==> flow/design.v <==
module s_mem(input logic [7:0] address, input logic clock, input logic [7:0] data,
             input logic wren, output logic [7:0] q);
    logic [7:0] mem [0:255];
    always_ff @(posedge clock) begin
        if (wren) begin
            mem[address] <= data;
            q <= data;
        end
        else q <= mem[address];
    end
endmodule
module init(input logic clk, input logic rst_n,
            input logic en, output logic rdy,
            output logic [7:0] addr, output logic [7:0] wrdata, output logic wren);
    logic high;
    logic [7:0] i;
    enum {WAIT,EXEC,DONE} state;
    always_ff @(posedge clk)begin
        if(rst_n == 0) begin
            state <= WAIT;
            high <= 0;
        end
        else unique case(state)
            WAIT:begin
                i <= 0;
                if(en) high <= 1;
                if(!en&& high)begin 
                    high <= 0;
                    state <= EXEC;
                end
            end
            EXEC:begin
                if(i<=255) begin
                    if(addr<255) state<= EXEC;
                    else state <= DONE;
                    i <= i+1;
                end
            end
            DONE:begin
                state <= WAIT;
                i<=0;
            end
        endcase 
    end
    always_comb begin
        wrdata = 0;
        addr = 0;
        rdy = 1;
        wren = 0;
        case(state)
            WAIT: begin
                wrdata = 0;
                addr = 0;
                if(!en&& high) rdy = 0;
                else rdy = 1;
                wren = 0;
            end
            EXEC:begin
                wrdata = i;
                addr = i;
                rdy = 0;
                if(en == 0)
                    wren = 1;
                else wren = 0;
            end
            DONE: begin
                wrdata = 0;
                addr = 0;
                rdy = 0;
                wren = 0;
            end
        endcase
    end
endmodule
module ksa(input logic clk, input logic rst_n,
           input logic en, output logic rdy,
           input logic [23:0] key,
           output logic [7:0] addr, input logic [7:0] rddata, output logic [7:0] wrdata, output logic wren);
    logic high;
    logic [7:0] i,j,si,sj,key0,key1,key2,temp_si;
    logic [3:0] what;
    enum {WAIT,RDSi,RDSj,WRSi,WRSj} state;
    always_ff @(posedge clk)begin
        if(rst_n == 0) begin
            state <= WAIT;
            high <= 0;
        end
        else unique case(state)
            WAIT:begin
                i <= 0;
                j <= 0;
                si <=0;
                sj <=0;
                if(en) high <= 1;
                if(!en && high)begin 
                    high <= 0;
                    state <= RDSi;
                end
            end
            RDSi:begin
                state <= RDSj;
            end
            RDSj:begin
                si <= rddata;
                case (i % 3)
                    0: j <= (j + temp_si + key[23:16]) % 256;  
                    1: j <= (j + temp_si + key[15:8]) % 256;   
                    2: j <= (j + temp_si + key[7:0]) % 256;   
                endcase
                state <= WRSj;
            end
            WRSj:begin 
                sj<=rddata;
                state <= WRSi;
            end
            WRSi:begin
                if(i<255) begin
                    state <= RDSi;
                    i <= i+1;
                end
                else state <= WAIT;
            end
        endcase 
    end
    always_comb begin
        temp_si = 0;
        wrdata = 0;
        addr = 0;
        rdy = 0;
        wren = 0;
        case(state)
            WAIT:begin
                wrdata = 0;
                addr = 0;
                rdy = 1;
                wren = 0;
            end
            RDSi:begin
                wrdata = 0;
                addr = i;
                rdy = 0;
                wren = 0;
            end
            RDSj:begin
                temp_si =rddata;
                wrdata = 0;
                case (i % 3)
                    0: addr = (j + temp_si + key[23:16]) % 256;  
                    1: addr = (j + temp_si + key[15:8]) % 256;   
                    2: addr = (j + temp_si + key[7:0]) % 256;   
                endcase
                rdy = 0;
                wren = 0;
            end
            WRSj:begin
                wrdata = si;
                addr = j;
                rdy = 0;
                wren = 1;
            end
            WRSi:begin
                wrdata = sj;
                addr = i;
                rdy = 0;
                wren = 1;
            end
        endcase
    end
endmodule
module prga(input logic clk, input logic rst_n,
            input logic en, output logic rdy,
            input logic [23:0] key,
            output logic [7:0] s_addr, input logic [7:0] s_rddata, output logic [7:0] s_wrdata, output logic s_wren,
            output logic [7:0] ct_addr, input logic [7:0] ct_rddata,
            output logic [7:0] pt_addr, input logic [7:0] pt_rddata, output logic [7:0] pt_wrdata, output logic pt_wren);
    logic high;
    logic [7:0] pad [255:0];
    logic [7:0] i,j,k,si,sj,msg_len,ctk,temp_si;
    logic [3:0] what;
    enum {WAIT,RDSi,RDSj,WRSi,WRSj,SETj,GETSj,MSG_LEN,GET_LEN,PADk,RDPADk, 
    PT_LEN,RDCTk, GETCTk, WRPTk} state;
    always_ff @(posedge clk)begin
        if(rst_n == 0) begin
            state <= WAIT;
            high <= 0;
        end
        else unique case(state)
            WAIT:begin
                i <= 0;
                j <= 0;
                k <= 1;
                si <=0;
                sj <=0;
                pad[i] <= 8'h0;
                if(en) high <= 1;
                if(!en && high)begin 
                    high <= 0;
                    state <= MSG_LEN;
                end
            end
            MSG_LEN:begin
                state <= GET_LEN;
            end
            GET_LEN:begin
                msg_len <= ct_rddata;
                state <=RDSi;
            end
            RDSi:begin
                if(msg_len != 0) begin 
                    i <= (i+1) % 256;
                end
                state <=SETj;
            end
            SETj:begin
                si <= s_rddata;
                j <= (j + temp_si) % 256; 
                state <= RDSj;
            end
            RDSj:begin
                state <= GETSj;
            end
            GETSj:begin
                sj<=s_rddata;
                state <= WRSj;
            end
            WRSj:begin 
                state <= WRSi;
            end
            WRSi:begin
                state <= RDPADk;
            end
            RDPADk:begin
                state <= PADk;
            end
            PADk:begin
                pad[k] <= s_rddata;
                if(k<msg_len) begin
                    state <= RDSi;
                    k <= k + 1;
                end
                else begin
                    state <= PT_LEN;
                    k<=1;
                end
            end
            PT_LEN:begin
               if(msg_len == 0) state <= WAIT;
               else state <= RDCTk;
            end
            RDCTk:begin
                state <= GETCTk;
            end
            GETCTk:begin
                ctk <= ct_rddata;
                state <= WRPTk;
            end
            WRPTk:begin
                if(k<msg_len) begin
                    state <= RDCTk;
                    k <= k + 1;
                end
                else state <= WAIT;
            end
        endcase 
    end
    always_comb begin
        s_wrdata = 8'b0;
        s_addr = 8'b0;
        s_wren = 1'b0;
        ct_addr = 8'b0;
        pt_wrdata = 8'b0;
        pt_addr = 8'b0;
        pt_wren = 1'b0;
        rdy = 1'b0;
        temp_si = 0;
        case(state)
            WAIT:begin
                s_wrdata = 0;
                s_addr = 0;
                rdy = 1;
                s_wren = 0;
            end
            MSG_LEN:begin
                ct_addr = i;
                rdy = 0;
            end
            GET_LEN:begin
                ct_addr = i;
                rdy = 0;
            end
            RDSi:begin
                s_wrdata = 0;
                s_addr = (i+1) % 256;
                rdy = 0;
                s_wren = 0;
            end
            SETj:begin
                temp_si = s_rddata;
                s_wrdata = 0;
                s_addr = i;
                rdy = 0;
                s_wren = 0;
            end
            RDSj:begin
                s_wrdata = 0;
                s_addr = j;
                rdy = 0;
                s_wren = 0;
            end
            GETSj:begin
                s_wrdata = 0;
                s_addr = j;
                rdy = 0;
                s_wren = 0;
            end
            WRSj:begin
                s_wrdata = si;
                s_addr = j;
                rdy = 0;
                s_wren = 1;
            end
            WRSi:begin
                s_wrdata = sj;
                s_addr = i;
                rdy = 0;
                s_wren = 1;
            end
            RDPADk:begin
                s_wrdata = 0;
                s_addr = (sj+si) % 256;
                rdy = 0;
                s_wren = 0;
            end
            PADk:begin
                s_wrdata = 0;
                s_addr = (sj+si) % 256;
                rdy = 0;
                s_wren = 0;
            end
            PT_LEN:begin
                pt_wrdata = msg_len;
                pt_addr = 0;
                rdy = 0;
                pt_wren = 1;
            end
            RDCTk:begin
                ct_addr = k;
                rdy = 0;
            end
            GETCTk:begin
                ct_addr = k;
                rdy = 0;
            end
            WRPTk:begin
                pt_wrdata = pad[k] ^ ctk; 
                pt_addr = k;
                rdy = 0;
                pt_wren = 1;
            end
        endcase
    end
endmodule
module arc4(input logic clk, input logic rst_n,
            input logic en, output logic rdy,
            input logic [23:0] key,
            output logic [7:0] ct_addr, input logic [7:0] ct_rddata,
            output logic [7:0] pt_addr, input logic [7:0] pt_rddata, output logic [7:0] pt_wrdata, output logic pt_wren);
    logic[7:0] ADDR,WRDATA,Q,ksaADDR,ksaWRDATA,initADDR,initWRDATA,
    prgaADDR,prgaWRDATA;
    logic WREN,ksaWREN,initWREN,initEN,ksaEN,ksaRDY,initRDY,
    prgaEN,prgaRDY,prgaWREN;
    logic high,startflag,initflag,ksaflag,prgaflag;
    enum {WAIT,EXEC,DONE} state;
    always_ff @(posedge clk)begin
        if(rst_n == 0) begin
            state <= WAIT;
            high <= 0; startflag <= 0; initflag <= 0; ksaflag <= 0; prgaflag <= 0;
            initEN <= 0; ksaEN <= 0; prgaEN <= 0;
        end
        else unique case(state)
            WAIT:begin
                if(en) high <= 1;
                if(!en&& high)begin 
                    high <= 0;
                    state <= EXEC;
                    startflag<=1;
                end
            end
            EXEC:begin
                if(startflag) begin 
                    initEN <= 1;
                    startflag <=0;
                end                   
                else initEN <= 0;
                if(!initRDY) initflag <= 1;
                if(initflag && initRDY) begin 
                    initflag <= 0;
                    ksaEN <=1;
                end
                else ksaEN <= 0;
                if(!ksaRDY) ksaflag <= 1;
                if(ksaflag && ksaRDY) begin 
                    ksaflag <= 0;
                    prgaEN <=1;
                end
                else prgaEN <= 0;
                if(!prgaRDY) prgaflag <= 1;
                if(prgaflag && prgaRDY) begin 
                    prgaflag <= 0;
                    state <= WAIT;
                end
                else state <= EXEC;
            end
        endcase 
    end
    always_comb begin
        case(state)
            WAIT: rdy = 1;
            EXEC: rdy = 0;
            default: rdy = 1;
        endcase
    end
    assign WREN = (initRDY & ksaRDY) ? prgaWREN:(initRDY ? ksaWREN : initWREN);
    assign ADDR = (initRDY & ksaRDY) ? prgaADDR:(initRDY ? ksaADDR : initADDR);
    assign WRDATA = (initRDY & ksaRDY) ? prgaWRDATA:(initRDY ? ksaWRDATA : initWRDATA);
    s_mem s(.address(ADDR), .clock(clk), .data(WRDATA), .wren(WREN), .q(Q));
    init i(.clk(clk), .rst_n(rst_n), .en(initEN), .rdy(initRDY),
        .addr(initADDR),.wrdata(initWRDATA),.wren(initWREN));
    ksa k(.clk(clk),.rst_n(rst_n),
        .en(ksaEN), .rdy(ksaRDY),
        .key(key), .addr(ksaADDR), .rddata(Q), .wrdata(ksaWRDATA), .wren(ksaWREN));
    prga p(.clk(clk), .rst_n(rst_n), .en(prgaEN), .rdy(prgaRDY),.key(key),.s_addr(prgaADDR),.s_rddata(Q),
    .s_wrdata(prgaWRDATA),.s_wren(prgaWREN),.ct_addr(ct_addr), .ct_rddata(ct_rddata), .pt_addr(pt_addr), .pt_rddata(pt_rddata), 
    .pt_wrdata(pt_wrdata), .pt_wren(pt_wren));
endmodule
Appendix: tool output

=== From RTL to reports: arc4 ===
Tool output for the design above before and after an edit, in the order of the flow.
Lines under "original" count in the file above, lines under "edited" in the edited file.
"difference" is "edited" less "original", of the values as shown; "rel. change" is that difference over "original", in percent.
Operators: Yosys type, input widths -> output width; for muxes data width and select width s.
Library cell names are shortened.
The mark n/a stands for no value.

* Top: arc4
* Clock input: clk
* Cell library: sky130hd
* Library corner: tt_025C_1v80

=== Edit of the RTL ===
Unified diff, file above to edited file.
This change comes from a script, not from a designer. The edited design behaves differently; no optimisation was intended.

<pre>
@@ -364,6 +364,8 @@
             input logic en, output logic rdy,
             input logic [23:0] key,
-            output logic [7:0] ct_addr, input logic [7:0] ct_rddata,
+            output logic [7:0] ct_addr_pad, input logic [7:0] ct_rddata,
             output logic [7:0] pt_addr, input logic [7:0] pt_rddata, output logic [7:0] pt_wrdata, output logic pt_wren);
+    logic [7:0] ct_addr;
+    always_ff @(posedge clk) ct_addr_pad <= ct_addr;
     logic[7:0] ADDR,WRDATA,Q,ksaADDR,ksaWRDATA,initADDR,initWRDATA,
     prgaADDR,prgaWRDATA;
</pre>

=== Word-level counts ===
Source: Yosys, flattened and elaborated, memories not mapped. Widths are those after wreduce. Print and check cells do not count. Equal cells are merged and count once.
Yosys's memory passes give these memory sizes; they may raise the number of words (mostly to a power of two), join words into wider ones and drop unused or constant bits.

{| class="wikitable"
|+ Word-level totals
! what !! original !! edited !! difference !! rel. change (%)
|-
| flip-flop bits (word level) || 235 || 243 || +8 || +3.40
|-
| RAM bits || 4096 || 4096 || 0 || 0.00
|-
| word width x clocked read ports || 16 || 16 || 0 || 0.00
|-
| memories kept || 2 || 2 || 0 || 0.00
|}

{| class="wikitable"
|+ Memory list
! what !! original !! edited
|-
| shape (words x width / read and write ports) || p.pad 256x8 r1 w1; s.mem 256x8 r1 w1 || p.pad 256x8 r1 w1; s.mem 256x8 r1 w1
|}

{| class="wikitable"
|+ Cells by class
! what !! original !! edited !! difference !! rel. change (%)
|-
| add/subtract/negate cells || 14 || 14 || 0 || 0.00
|-
| div/mod/pow operators || 1 || 1 || 0 || 0.00
|-
| $lt $le $gt $ge || 4 || 4 || 0 || 0.00
|-
| eq/ne operators || 35 || 35 || 0 || 0.00
|-
| muxes and demuxes || 94 || 94 || 0 || 0.00
|-
| bitwise logic cells || 2 || 2 || 0 || 0.00
|-
| reductions and logical operators || 70 || 70 || 0 || 0.00
|}

{| class="wikitable"
|+ Operator list
! operator !! original !! edited !! difference !! rel. change (%)
|-
| $mux 1 || 35 || 35 || 0 || 0.00
|-
| $mux 8 || 24 || 24 || 0 || 0.00
|-
| $reduce_and 2->1 || 16 || 16 || 0 || 0.00
|-
| $pmux 8 s2 || 13 || 13 || 0 || 0.00
|-
| $reduce_bool 2->1 || 12 || 12 || 0 || 0.00
|-
| $add 8x8->8 || 10 || 10 || 0 || 0.00
|-
| $reduce_or 2->1 || 10 || 10 || 0 || 0.00
|-
| $eq 32x4->1 const B || 7 || 7 || 0 || 0.00
|-
| $logic_and 1x1->1 || 7 || 7 || 0 || 0.00
|-
| $ne 2x1->1 const B || 7 || 7 || 0 || 0.00
|-
| $eq 32x2->1 const B || 6 || 6 || 0 || 0.00
|-
| $reduce_and 3->1 || 6 || 6 || 0 || 0.00
|-
| $eq 32x1->1 const B || 5 || 5 || 0 || 0.00
|-
| $eq 32x3->1 const B || 5 || 5 || 0 || 0.00
|-
| $logic_not 32->1 || 5 || 5 || 0 || 0.00
|-
| $mux 32 || 5 || 5 || 0 || 0.00
|-
| $add 8x1->8 const B || 4 || 4 || 0 || 0.00
|-
| $logic_not 1->1 || 4 || 4 || 0 || 0.00
|-
| $ne 2x2->1 const B || 4 || 4 || 0 || 0.00
|-
| $pmux 1 s2 || 4 || 4 || 0 || 0.00
|-
| $pmux 8 s3 || 4 || 4 || 0 || 0.00
|-
| $mux 4 || 3 || 3 || 0 || 0.00
|-
| $lt 8x8->1 const B || 2 || 2 || 0 || 0.00
|-
| $reduce_bool 3->1 || 2 || 2 || 0 || 0.00
|-
| $reduce_or 14->1 || 2 || 2 || 0 || 0.00
|-
| $and 1x1->1 || 1 || 1 || 0 || 0.00
|-
| $le 8x8->1 const B || 1 || 1 || 0 || 0.00
|-
| $logic_not 8->1 || 1 || 1 || 0 || 0.00
|}

Not every row of either side is listed.

=== Longest topological paths ===
Yosys ltp: most cells in a row. Word level: on the elaborated netlist, between registers, memories and ports. Mapped: between sequential cells and ports; inverters and the memories' decode and read muxes count.

{| class="wikitable"
|+ Depth
! what !! original !! edited !! difference !! rel. change (%)
|-
| depth after elaboration || 7 || 7 || 0 || 0.00
|-
| ABC_AREA || 0 || 0 || n/a || n/a
|-
| gate-level depth with buffers || 40 || 44 || +4 || +10.00
|-
| depth with buffers taken out || 35 || 37 || +2 || +5.71
|}

=== After synthesis ===
Yosys stat after the flow's synthesis: flattened, memories mapped to cells. It holds for the ABC_AREA given above (unset counts as 0); a run with the other value may have another netlist.

{| class="wikitable"
|+ Synthesis totals
! what !! original !! edited !! difference !! rel. change (%)
|-
| standard cells after synthesis || 7595 || 7579 || -16 || -0.21
|-
| cell area after synthesis (um2) || 168502.9 || 168356.5 || -146.4 || -0.09
|-
| flip-flops || 4244 || 4252 || +8 || +0.19
|}

{| class="wikitable"
|+ Cells by type
! type !! original !! edited !! difference !! rel. change (%)
|-
| nor4_1 || 39 || 6 || -33 || -84.62
|-
| nor3_1 || 231 || 256 || +25 || +10.82
|-
| nor2_1 || 319 || 340 || +21 || +6.58
|-
| clkbuf_1 || 289 || 307 || +18 || +6.23
|-
| a22oi_1 || 26 || 8 || -18 || -69.23
|-
| a221oi_1 || 10 || 23 || +13 || +130.00
|-
| nor3_2 || 5 || 18 || +13 || +260.00
|-
| and2_1 || 99 || 87 || -12 || -12.12
|-
| nand2b_1 || 32 || 20 || -12 || -37.50
|-
| a21o_1 || 26 || 15 || -11 || -42.31
|-
| buf_4 || 17 || 6 || -11 || -64.71
|-
| inv_1 || 46 || 56 || +10 || +21.74
|-
| dfxtp_1 || 52 || 60 || +8 || +15.38
|-
| a221o_1 || 14 || 7 || -7 || -50.00
|-
| o31ai_1 || 11 || 4 || -7 || -63.64
|-
| nor2b_1 || 31 || 25 || -6 || -19.35
|-
| buf_6 || 17 || 11 || -6 || -35.29
|-
| or2_2 || 16 || 10 || -6 || -37.50
|}

Not every row of either side is listed.
The figures by module come from a second, unflattened synthesis with its own total; it is not the netlist above.

{| class="wikitable"
|+ Unflattened totals
! what !! original !! edited !! difference !! rel. change (%)
|-
| cell total of the unflattened synthesis || 8622 || 8559 || -63 || -0.73
|-
| area (unflattened synthesis) (um2) || 169415.0 || 169146.0 || -269.0 || -0.16
|}

Each row is one instance without its submodules.

{| class="wikitable"
|+ By module, original
! module !! instances !! cells !! area (um2)
|-
| prga || 1 || 4279 || 84360.9
|-
| s_mem || 1 || 3733 || 79556.3
|-
| ksa || 1 || 443 || 4080.2
|-
| arc4 || 1 || 96 || 725.7
|-
| init || 1 || 71 || 691.9
|}

{| class="wikitable"
|+ By module, edited
! module !! instances !! cells !! area (um2)
|-
| prga || 1 || 4209 || 83933.0
|-
| s_mem || 1 || 3733 || 79556.3
|-
| ksa || 1 || 443 || 4080.2
|-
| arc4 || 1 || 103 || 884.6
|-
| init || 1 || 71 || 691.9
|}

=== Timing after synthesis ===
Path of least setup slack by OpenSTA after synthesis, without wires, with an ideal clock, recovery checks aside; 20% of the period is set as input and as output delay. Where synthesis merged equal registers, the netlist keeps one of their names.

{| class="wikitable"
|+ Timing after synthesis
! what !! original !! edited !! difference !! rel. change (%)
|-
| kind || register -> register || register -> register || n/a || n/a
|-
| start point || register i.state || register i.high || n/a || n/a
|-
| end point || memory s.mem[0][3] || memory s.mem[0][7] || n/a || n/a
|-
| clock period (ps) || 12000 || 12000 || 0 || 0.00
|-
| setup time (ps) || 1630 || 1574 || -56 || n/a
|-
| arrival time (ps) || 8481 || 8223 || -258 || -3.04
|-
| required time (ps) || 10370 || 10426 || +56 || +0.54
|-
| path slack (ps) || 1889 || 2203 || +314 || n/a
|-
| delay of the path (ps) || 10111 || 9797 || -314 || -3.11
|-
| driving pins on the path || 7 || 8 || +1 || +14.29
|-
| buffers on the path || 2 || 1 || -1 || -50.00
|-
| synthesis period reached (ps) || 10111 || 9797 || -314 || -3.11
|}

"delay of the path" is the arrival time less input delay plus setup time.
"driving pins on the path" counts driving pins, that of a launching flip-flop among them; a cell with two outputs on the path counts twice.
"synthesis period reached" is the clock period less the worst setup slack; recovery checks do not enter. This is arithmetic on one report: input and output delays are still those of the set period (20% each).
Where an end lacks its bit number, it is one bit of the signal, or one of the new flip-flops if synthesis recoded a state register.
The rows between start and end are the longest chain of elaborated cells between them; the timing report does not say that the signal goes this way. Where chains are equally long, one stands for them.
A line is the first line of the expression or statement that the cell stems from. Yosys adds cells for indexed reads and writes and turns some case tables into memories.
At most two assigning lines are given for a register; there are more.

Between the ends, after synthesis, original:
* Cells stage by stage: dfxtp_1 -> or2_2 -> clkbuf_1 -> o21ai_1 -> and2_1 -> clkbuf_1 -> a22oi_1

{| class="wikitable"
|+ RTL lines, path after synthesis, original
! what !! line !! text
|-
| from (decl) || 17 || <nowiki>enum {WAIT,EXEC,DONE} state;</nowiki>
|-
| from (assign) || 20 || <nowiki>state <= WAIT;</nowiki>
|-
| from (assign) || 29 || <nowiki>state <= EXEC;</nowiki>
|-
| to (decl) || 3 || <nowiki>logic [7:0] mem [0:255];</nowiki>
|}

original: Chain of elaborated cells between the ends: none given.
edited: Ways into the end's enable are left out, as the timed path ends at the data pin.

Between the ends, after synthesis, edited:
* Cells stage by stage: dfxtp_1 -> inv_1 -> o21ai_0 -> o21ai_0 -> nand2_1 -> clkbuf_1 -> a221oi_1 -> a21oi_1
* Length of the longest elaborated chain: 6

{| class="wikitable"
|+ RTL lines, path after synthesis, edited
! what !! line !! text
|-
| from (decl) || 15 || <nowiki>logic high;</nowiki>
|-
| from (assign) || 21 || <nowiki>high <= 0;</nowiki>
|-
| from (assign) || 26 || <nowiki>if(en) high <= 1;</nowiki>
|-
| $logic_and 1x1->1 || 54 || <nowiki>if(!en&& high) rdy = 0;</nowiki>
|-
| $mux 1 || 54 ||
|-
| $pmux 1 s2 || 50 || <nowiki>case(state)</nowiki>
|-
| $mux 8 (2 in a row) || 427 || <nowiki>assign WRDATA = (initRDY & ksaRDY) ? prgaWRDATA:(initRDY ? ksaWRDATA : initWRDATA);</nowiki>
|-
| $mux 8 || 5 || <nowiki>if (wren) begin</nowiki>
|-
| to (decl) || 3 || <nowiki>logic [7:0] mem [0:255];</nowiki>
|}

=== Timing after layout ===
Path of least setup slack in the final report of each run of set A (OpenROAD, finished layout, wires in). Where an end is a register, its clock arrival counts in the times.
The report prints the path's times to 10 ps; the period is as set.

{| class="wikitable"
|+ Timing after layout
! what !! original !! edited !! difference !! rel. change (%)
|-
| kind || register -> register || register -> register || n/a || n/a
|-
| start point || register k.i[4] || register k.i[4] || n/a || n/a
|-
| end point || memory s.mem[29][3] || memory s.mem[46][5] || n/a || n/a
|-
| clock period (ps) || 12000 || 12000 || 0 || 0.00
|-
| setup time (ps) || 380 || 290 || -90 || n/a
|-
| arrival time (ps) || 11190 || 11570 || +380 || +3.40
|-
| required time (ps) || 12630 || 12680 || +50 || +0.40
|-
| path slack (ps) || 1450 || 1100 || -350 || n/a
|-
| driving pins on the path || 34 || 40 || +6 || +17.65
|-
| buffers on the path || 2 || 3 || +1 || +50.00
|}

The rows between start and end are the longest chain of elaborated cells between them; the timing report does not say that the signal goes this way. Where chains are equally long, one stands for them.

Between the ends, after layout, original:
* Cells stage by stage: edfxtp_1 -> or2_1 -> nor4b_1 -> a31oi_1 -> o211ai_2 -> a21oi_1 -> inv_1 -> ha_1 -> a211oi_1 -> mux2_1 -> o311ai_1 -> xnor2_1 -> inv_2 -> ha_1 -> nor3_1 -> o211ai_1 -> o21ai_1 -> o2111ai_2 -> mux2i_1 -> nor3_1 -> buf_4 -> a22oi_1 -> nand2_1 -> ha_1 -> fa_1 -> a21o_1 -> a21o_1 -> xor2_1 -> nand2_1 -> o31ai_2 -> and2b_2 -> nand2_1 -> buf_4 -> nor4_2
* Length of the longest elaborated chain: 7

{| class="wikitable"
|+ RTL lines, path after layout, original
! what !! line !! text
|-
| from (decl) || 80 || <nowiki>logic [7:0] i,j,si,sj,key0,key1,key2,temp_si;</nowiki>
|-
| from (assign) || 90 || <nowiki>i <= 0;</nowiki>
|-
| from (assign) || 119 || <nowiki>i <= i+1;</nowiki>
|-
| $mod 8x2->32 || 147 || <nowiki>case (i % 3)</nowiki>
|-
| $eq 32x2->1 || 147 ||
|-
| $pmux 8 s3 || 147 ||
|-
| $pmux 8 s3 || 131 || <nowiki>case(state)</nowiki>
|-
| $mux 8 (2 in a row) || 424 || <nowiki>assign ADDR = (initRDY & ksaRDY) ? prgaADDR:(initRDY ? ksaADDR : initADDR);</nowiki>
|-
| $mux 8 || 5 || <nowiki>if (wren) begin</nowiki>
|-
| to (decl) || 3 || <nowiki>logic [7:0] mem [0:255];</nowiki>
|}

Some nets on the timed path still bear RTL names; the line given drives or declares the net.

{| class="wikitable"
|+ Nets with RTL names, path after layout, original
! net !! line
|-
| ADDR[4] || 424
|}

Between the ends, after layout, edited:
* Cells stage by stage: edfxtp_1 -> nand2b_1 -> o32a_1 -> a21boi_1 -> buf_4 -> and3_1 -> o21ai_0 -> nand3_1 -> ha_1 -> nor2_1 -> o21ai_0 -> a211o_1 -> a311o_1 -> nor2_1 -> xnor2_1 -> inv_1 -> ha_1 -> inv_1 -> [4 not listed] -> and2_0 -> a221o_1 -> ha_1 -> a21o_1 -> a21oi_1 -> o21bai_1 -> a21oi_1 -> o21bai_1 -> a21oi_1 -> xnor2_1 -> nor3b_1 -> and4_1 -> mux2_1 -> nor3_4 -> inv_4 -> buf_4 -> nor3_1 -> buf_4
* Length of the longest elaborated chain: 7

{| class="wikitable"
|+ RTL lines, path after layout, edited
! what !! line !! text
|-
| from (decl) || 80 || <nowiki>logic [7:0] i,j,si,sj,key0,key1,key2,temp_si;</nowiki>
|-
| from (assign) || 90 || <nowiki>i <= 0;</nowiki>
|-
| from (assign) || 119 || <nowiki>i <= i+1;</nowiki>
|-
| $mod 8x2->32 || 147 || <nowiki>case (i % 3)</nowiki>
|-
| $eq 32x2->1 || 147 ||
|-
| $pmux 8 s3 || 147 ||
|-
| $pmux 8 s3 || 131 || <nowiki>case(state)</nowiki>
|-
| $mux 8 (2 in a row) || 426 || <nowiki>assign ADDR = (initRDY & ksaRDY) ? prgaADDR:(initRDY ? ksaADDR : initADDR);</nowiki>
|-
| $mux 8 || 5 || <nowiki>if (wren) begin</nowiki>
|-
| to (decl) || 3 || <nowiki>logic [7:0] mem [0:255];</nowiki>
|}

=== Measured runs ===
Runs of the flow (Yosys, OpenROAD) on both versions; the two runs of a pair have the same settings. The constraints put input and output delay at 20% of the set period each and load the outputs with 0.01 pF.

Flow settings, set A:
* CORE_UTILIZATION: 30
* PLACE_DENSITY: 0.5
* period_ns: 12.0
* CAP_MARGIN: 20
* CORE_MARGIN: 2
* SLEW_MARGIN: 20

{| class="wikitable"
|+ Measured results, set A
! what !! original !! edited !! difference !! rel. change (%)
|-
| synthesized cell area (um2) || 168502.9 || 168356.5 || -146.4 || -0.09
|-
| overall die area (um2) || 567687.0 || 567197.0 || -490.0 || -0.09
|-
| standard-cell area after layout (um2) || 194379.0 || 194733.0 || +354.0 || +0.18
|-
| worst setup slack after layout (ps) || 1445 || 1104 || -341 || n/a
|-
| lowest hold slack (ps) || 433 || 451 || +18 || n/a
|}

Flow settings, set B:
* CAP_MARGIN: 0
* CORE_MARGIN: 8
* CORE_UTILIZATION: 56
* CTS_CLUSTER_SIZE: 47
* PLACE_DENSITY_LB_ADDON: 0.03
* TNS_END_PERCENT: 40
* period_ns: 9.71
* SLEW_MARGIN: 20

{| class="wikitable"
|+ Measured results, set B
! what !! original !! edited !! difference !! rel. change (%)
|-
| synthesized cell area (um2) || 168502.9 || 168356.5 || -146.4 || -0.09
|-
| overall die area (um2) || 318705.0 || 318440.0 || -265.0 || -0.08
|-
| standard-cell area after layout (um2) || 190520.0 || 190456.0 || -64.0 || -0.03
|-
| worst setup slack after layout (ps) || 461 || 509 || +48 || n/a
|-
| lowest hold slack (ps) || 455 || 448 || -7 || n/a
|}
